==> flow/design.v <==
`timescale 1ns/100ps
module mult(
	input 			clk,				
	input 			rst_n,				
	input 			pipe_flush,				
	input 	[63:0] 	a,				
	input 	[63:0] 	b,				
	output 	[63:0] 	result				
);
	wire [63:0] result_tmp;
	reg [63:0] pipe_reg_0;
	reg [63:0] pipe_reg_1;
	assign result_tmp = a*b;
	assign result = pipe_reg_1;
	always@(posedge clk or negedge rst_n) begin
		if(~rst_n) begin
			pipe_reg_0 <= 0;
			pipe_reg_1 <= 0;
		end
		else if(pipe_flush) begin
			pipe_reg_0 <= 0;
			pipe_reg_1 <= 0;
		end
		else begin
			pipe_reg_0 <= result_tmp;
			pipe_reg_1 <= pipe_reg_0;
		end
	end
endmodule  
`timescale 1ns/100ps
module mult_top(
	input 							clk, 
	input							rst_n,
	input							pipe_flush,
	input 			[32-1:0] 	mcand,
	input 			[32-1:0] 	mplier,
	input 			[4:0]	 		func,
	output logic 	[32-1:0] 	result
);
	localparam [4:0] ALU_ADD    = 5'h00;
	localparam [4:0] ALU_MUL    = 5'h0a;
	localparam [4:0] ALU_MULH   = 5'h0b;
	localparam [4:0] ALU_MULHSU = 5'h0c;
	localparam [4:0] ALU_MULHU  = 5'h0d;
	logic [32-1:0] mcand_in, mplier_in;
    logic signed [32-1:0] signed_mcand_in, signed_mplier_in;
    logic [2*32-1:0] product_out;
	logic signed [2*32-1:0] signed_product_out;
	logic [4:0] func_d0;
	logic [4:0] func_d1;
	assign mcand_in = mcand;
    assign mplier_in = mplier;
    assign signed_mcand_in = mcand;
    assign signed_mplier_in = mplier;
	always@(posedge clk or negedge rst_n) begin 
		if(~rst_n)begin 
			func_d0 <= ALU_ADD;
			func_d1 <= ALU_ADD;
		end
		else if(pipe_flush)begin
			func_d0 <= ALU_ADD;
			func_d1 <= ALU_ADD;
		end
		else begin
			func_d0 <= func;
			func_d1 <= func_d0;
		end
	end
    always_comb begin
        case(func_d1)
            ALU_MUL:	begin
            	result = signed_product_out[32-1:0];
            end    
            ALU_MULH:	begin
            	result = signed_product_out[2*32-1:32];
            end   
            ALU_MULHSU:	begin
            	result = product_out[2*32-1:32];
            end
            ALU_MULHU:	begin
            	result = product_out[2*32-1:32];
            end  
            default:	begin
            	result = 32'hfacebeec;   
            end    
        endcase
    end
	mult u_mult_signed(
		.clk(clk),
		.rst_n(rst_n),
		.pipe_flush(pipe_flush),
		.a({{32{signed_mcand_in[31]}},signed_mcand_in}),
		.b({{32{signed_mplier_in[31]}},signed_mplier_in}),
		.result(signed_product_out)
	);
	mult u_mult_unsigned(
		.clk(clk),
		.rst_n(rst_n),
		.pipe_flush(pipe_flush),
		.a({{32{mcand_in[31] & (func == ALU_MULHSU)}},mcand_in}),
		.b({32'b0,mplier_in}),
		.result(product_out)
	);
endmodule
## From RTL to reports: mult_top

What the tools print for mult_top, step after step.
Line numbers count from 1 in the design file above.
Cell names lack the library's common part.
A cell with n/a has no value.

| inputs | value |
|---|---|
| top | mult_top |
| clock input | clk |
| standard-cell library | sky130hd |
| library corner | tt_025C_1v80 |

## Elaborated design

Source: Yosys, flattened and elaborated, memories not mapped. Widths are those after wreduce; folded enables and synchronous resets count as part of the registers. Registers that Yosys merges into a memory's read port (data or address) are not register bits. Print and check cells do not count. Equal cells are merged and count once.

| cells by class | value |
|---|---|
| eq/ne operators | 5 |
| reductions and logical operators | 1 |
| muxes and demuxes | 7 |
| bitwise logic cells | 1 |
| multipliers | 2 |

Operators by type and width:

| kind | count |
|---|---|
| 33-bit by 33-bit multiplier with 64-bit output | 1 |
| 32-bit by 32-bit multiplier with 64-bit output | 1 |
| 64-bit 2-to-1 mux | 4 |
| 32-bit case mux with 3-bit select | 1 |
| 5-bit by 4-bit == test with 1-bit output with constant B | 5 |
| 5-bit 2-to-1 mux | 2 |
| 2-bit OR reduction | 1 |
| 1-bit AND | 1 |

| bit counts | value |
|---|---|
| output and inout port bits | 32 |
| register bits | 266 |
| input bits | 72 |
| elaborated cells | 22 |

## Depth

Yosys ltp: most cells in a row. Word level: on the elaborated netlist, between registers, memories and ports. Mapped: between sequential cells and ports; inverters and the memories' decode and read muxes count.

| logic depth | value |
|---|---|
| depth in word-level cells | 4 |
| ABC_AREA | 1 |
| mapped depth | 36 |
| mapped depth without buffers | 35 |

## After synthesis

Yosys stat after the flow's synthesis: flattened, memories mapped to cells. It holds for the ABC_AREA given above (unset counts as 0); a run with the other value may have another netlist.

Cells by type:

| cell | count | area in all (um^2) |
|---|---|---|
| fa_1 | 2153 | 4.31E+04 |
| inv_1 | 3121 | 1.17E+04 |
| nand2_1 | 1722 | 6.46E+03 |
| dfrtp_1 | 202 | 5.05E+03 |
| ha_1 | 380 | 4754.56 |
| nor2_1 | 532 | 2E+03 |
| clkbuf_1 | 291 | 1.09E+03 |
| a21oi_1 | 216 | 1.08E+03 |
| nand3_1 | 129 | 645.619 |
| o21ai_0 | 111 | 555.533 |
| xnor2_1 | 40 | 350.336 |
| xor2_1 | 26 | 227.718 |
| nand4_1 | 34 | 212.704 |
| o21bai_1 | 25 | 187.68 |
| nor3_1 | 27 | 135.13 |
| a21o_1 | 15 | 112.608 |
| o21a_1 | 11 | 82.579 |
| o21ai_1 | 16 | 80.077 |

Not listed: further types 28, cells in them 100.

| mapped netlist | value |
|---|---|
| sequential part of the area | 5054.8 um^2 |
| buffers | 299 |
| chip area (Yosys) | 78479.0 um^2 |
| flip-flop cells | 202 |
| cells in the netlist | 9151 |

## Path before layout

OpenSTA on the mapped netlist: ideal clock, no wires. The path of least setup slack (recovery checks aside). Input and output delay are each 20% of the period. Register names are those of the netlist, which keeps one name where synthesis merged equal registers.

| path post-synthesis | value |
|---|---|
| path kind | in2reg |
| start | input mcand[31] |
| end | register u_mult_unsigned.pipe_reg_0[63] |
| data arrival time | 10.072 ns |
| setup slack | 2.809 ns |
| external input delay | 2.600 ns |
| path delay | 7.591 ns |
| driving pins on the path | 32 |
| required time | 12.881 ns |
| buffers on the path | 3 |
| clock period | 13.0 ns |
| library setup time | 0.119 ns |
| launch time at the first pin | 2.600 ns |
| period reached after synthesis | 10.191 ns |

"path delay" is the arrival time less input delay plus setup time.
"driving pins on the path" counts driving pins, that of a launching flip-flop among them; a cell with two outputs on the path counts twice.
"period reached after synthesis" = period - worst setup slack (recovery checks aside). The figure is calculated, with input and output delays left at 20% of the set period.
Between the ends stands the longest chain of elaborated cells between them, by number of cells; it is not shown to be the way that was timed. Of several equally long chains one is given.
A line is the first line of the expression or statement that the cell stems from. Yosys adds cells for indexed reads and writes and turns some case tables into memories.
A register here has more assigning lines than the two given.

| on the way, post-synthesis | value |
|---|---|
| cell sequence | buf_2 > nand2_1 > nor2_1 > nand2_1 > clkinv_1 > clkbuf_1 > nand2_1 > fa_1 > inv_1 > fa_1 > inv_1 > fa_1 > fa_1 > buf_2 > clkinv_1 > fa_1 > inv_1 > fa_1 > fa_1 > fa_1 > inv_1 > ha_1 > inv_1 > nor3_1 > nand2_1 > nor2_1 > and3_1 > nand2_1 > nand2_1 > nand3_1 > nand2_1 > nor2_1 |
| cells in the longest elaborated chain | 3 |
| elaborated cells on any way between the ends | 3 |
| source lines of those cells | 3 |
| those cells by class | mul (1); mux (1); logic (1) |

Ends and longest elaborated chain, post-synthesis:

| item | RTL line | text |
|---|---|---|
| start, declared | 35 | `input [32-1:0] mcand,` |
| 1-bit AND | 100 | `.a({{32{mcand_in[31] & (func == ALU_MULHSU)}},mcand_in}),` |
| 33-bit by 33-bit multiplier with 64-bit output | 13 | `assign result_tmp = a*b;` |
| 64-bit 2-to-1 mux | 20 | `else if(pipe_flush) begin` |
| end, assigned | 21 | `pipe_reg_0 <= 0;` |
| end, assigned | 25 | `pipe_reg_0 <= result_tmp;` |
| end, declared | 11 | `reg [63:0] pipe_reg_0;` |

## Path in the finished layout

From the final timing report of run 1: the path of least setup slack in the routed layout; clock arrival at registers is part of the times.

| path after layout | value |
|---|---|
| path kind | in2reg |
| start | input func[4] |
| end | register u_mult_unsigned.pipe_reg_0[62] |
| clock period | 10.0 ns |
| launch time at the first pin | 2.00 ns |
| external input delay | 2.00 ns |
| required time | 10.39 ns |
| driving pins on the path | 34 |
| setup slack | 1.05 ns |
| library setup time | 0.08 ns |
| data arrival time | 9.34 ns |
| buffers on the path | 4 |

Between the ends stands the longest chain of elaborated cells between them, by number of cells; it is not shown to be the way that was timed. Of several equally long chains one is given.
A register here has more assigning lines than the two given.

| on the way, after layout | value |
|---|---|
| cell sequence | buf_6 > inv_4 > nand2_4 > nor2_4 > nand2_8 > clkinv_8 > clkbuf_16 > nand2_8 > fa_2 > inv_4 > fa_1 > inv_2 > fa_2 > buf_12 > fa_2 > buf_12 > fa_1 > inv_1 > fa_1 > fa_2 > fa_1 > ha_4 > nand2_4 > nor2_4 > inv_2 > nor2_4 > inv_2 > nor2_2 > inv_2 > nor3_2 > nand2_1 > nand3_1 > nand2_1 > nor2_2 |
| cells in the longest elaborated chain | 4 |
| elaborated cells on any way between the ends | 4 |
| source lines of those cells | 3 |
| those cells by class | mul (1); eq/ne (1); mux (1); logic (1) |

Ends and longest elaborated chain, after layout:

| item | RTL line | text |
|---|---|---|
| start, declared | 37 | `input [4:0] func,` |
| 5-bit by 4-bit == test with 1-bit output | 100 | `.a({{32{mcand_in[31] & (func == ALU_MULHSU)}},mcand_in}),` |
| 1-bit AND | 100 |  |
| 33-bit by 33-bit multiplier with 64-bit output | 13 | `assign result_tmp = a*b;` |
| 64-bit 2-to-1 mux | 20 | `else if(pipe_flush) begin` |
| end, assigned | 21 | `pipe_reg_0 <= 0;` |
| end, assigned | 25 | `pipe_reg_0 <= result_tmp;` |
| end, declared | 11 | `reg [63:0] pipe_reg_0;` |

## Implementation results

Measured data: module mult_top, platform sky130hd, 3 stored runs of the flow under differing settings, order arbitrary. Input and output delays are each 20% of the period that was set; the output load is 0.01 pF.
"reached clock period" = clock period - worst setup slack. The figure is calculated, with input and output delays left at 20% of the set period.

#### Run 1

| setting | value |
|---|---|
| ABC_AREA | `1` |
| CELL_PAD_IN_SITES_GLOBAL_PLACEMENT | `0` |
| CORE_ASPECT_RATIO | `0.89` |
| CORE_UTILIZATION | `50` |
| GPL_ROUTABILITY_DRIVEN | `0` |
| GPL_TIMING_DRIVEN | `0` |
| MAX_ROUTING_LAYER | `met5` |
| MIN_ROUTING_LAYER | `met1` |
| PLACE_DENSITY_LB_ADDON | `0.02` |
| SETUP_SLACK_MARGIN | `2.2` |
| SLEW_MARGIN | `10` |
| period_ns | `10.0` |
| CAP_MARGIN | `20` |
| CORE_MARGIN | `2` |

| result | value |
|---|---|
| netlist area reported by Yosys | 78479.0 um^2 |
| sum of negative setup slack | 0.000 ns |
| die footprint | 160149.0 um^2 |
| reached clock period | 8.953 ns |
| lowest setup slack | 1.047 ns |
| standard-cell area after routing | 94508.1 um^2 |

#### Run 2

| setting | value |
|---|---|
| CORE_UTILIZATION | `40` |
| CTS_CLUSTER_DIAMETER | `125` |
| CTS_CLUSTER_SIZE | `57` |
| GPL_ROUTABILITY_DRIVEN | `0` |
| MAX_ROUTING_LAYER | `met4` |
| MIN_ROUTING_LAYER | `met2` |
| TNS_END_PERCENT | `10` |
| period_ns | `13.0` |
| CAP_MARGIN | `20` |
| CORE_MARGIN | `2` |
| SLEW_MARGIN | `20` |

| result | value |
|---|---|
| netlist area reported by Yosys | 75218.4 um^2 |
| sum of negative setup slack | 0.000 ns |
| die footprint | 191529.0 um^2 |
| reached clock period | 12.313 ns |
| lowest setup slack | 0.687 ns |
| standard-cell area after routing | 79407.4 um^2 |

#### Run 3

| setting | value |
|---|---|
| CELL_PAD_IN_SITES_GLOBAL_PLACEMENT | `0` |
| CORE_ASPECT_RATIO | `0.89` |
| CORE_UTILIZATION | `50` |
| GPL_ROUTABILITY_DRIVEN | `0` |
| GPL_TIMING_DRIVEN | `0` |
| MAX_ROUTING_LAYER | `met4` |
| MIN_ROUTING_LAYER | `met2` |
| PLACE_DENSITY_LB_ADDON | `0.29` |
| SETUP_SLACK_MARGIN | `0.37` |
| SLEW_MARGIN | `10` |
| period_ns | `8.49` |
| CAP_MARGIN | `20` |
| CORE_MARGIN | `2` |

No final report: routing broke off with GRT-0116.
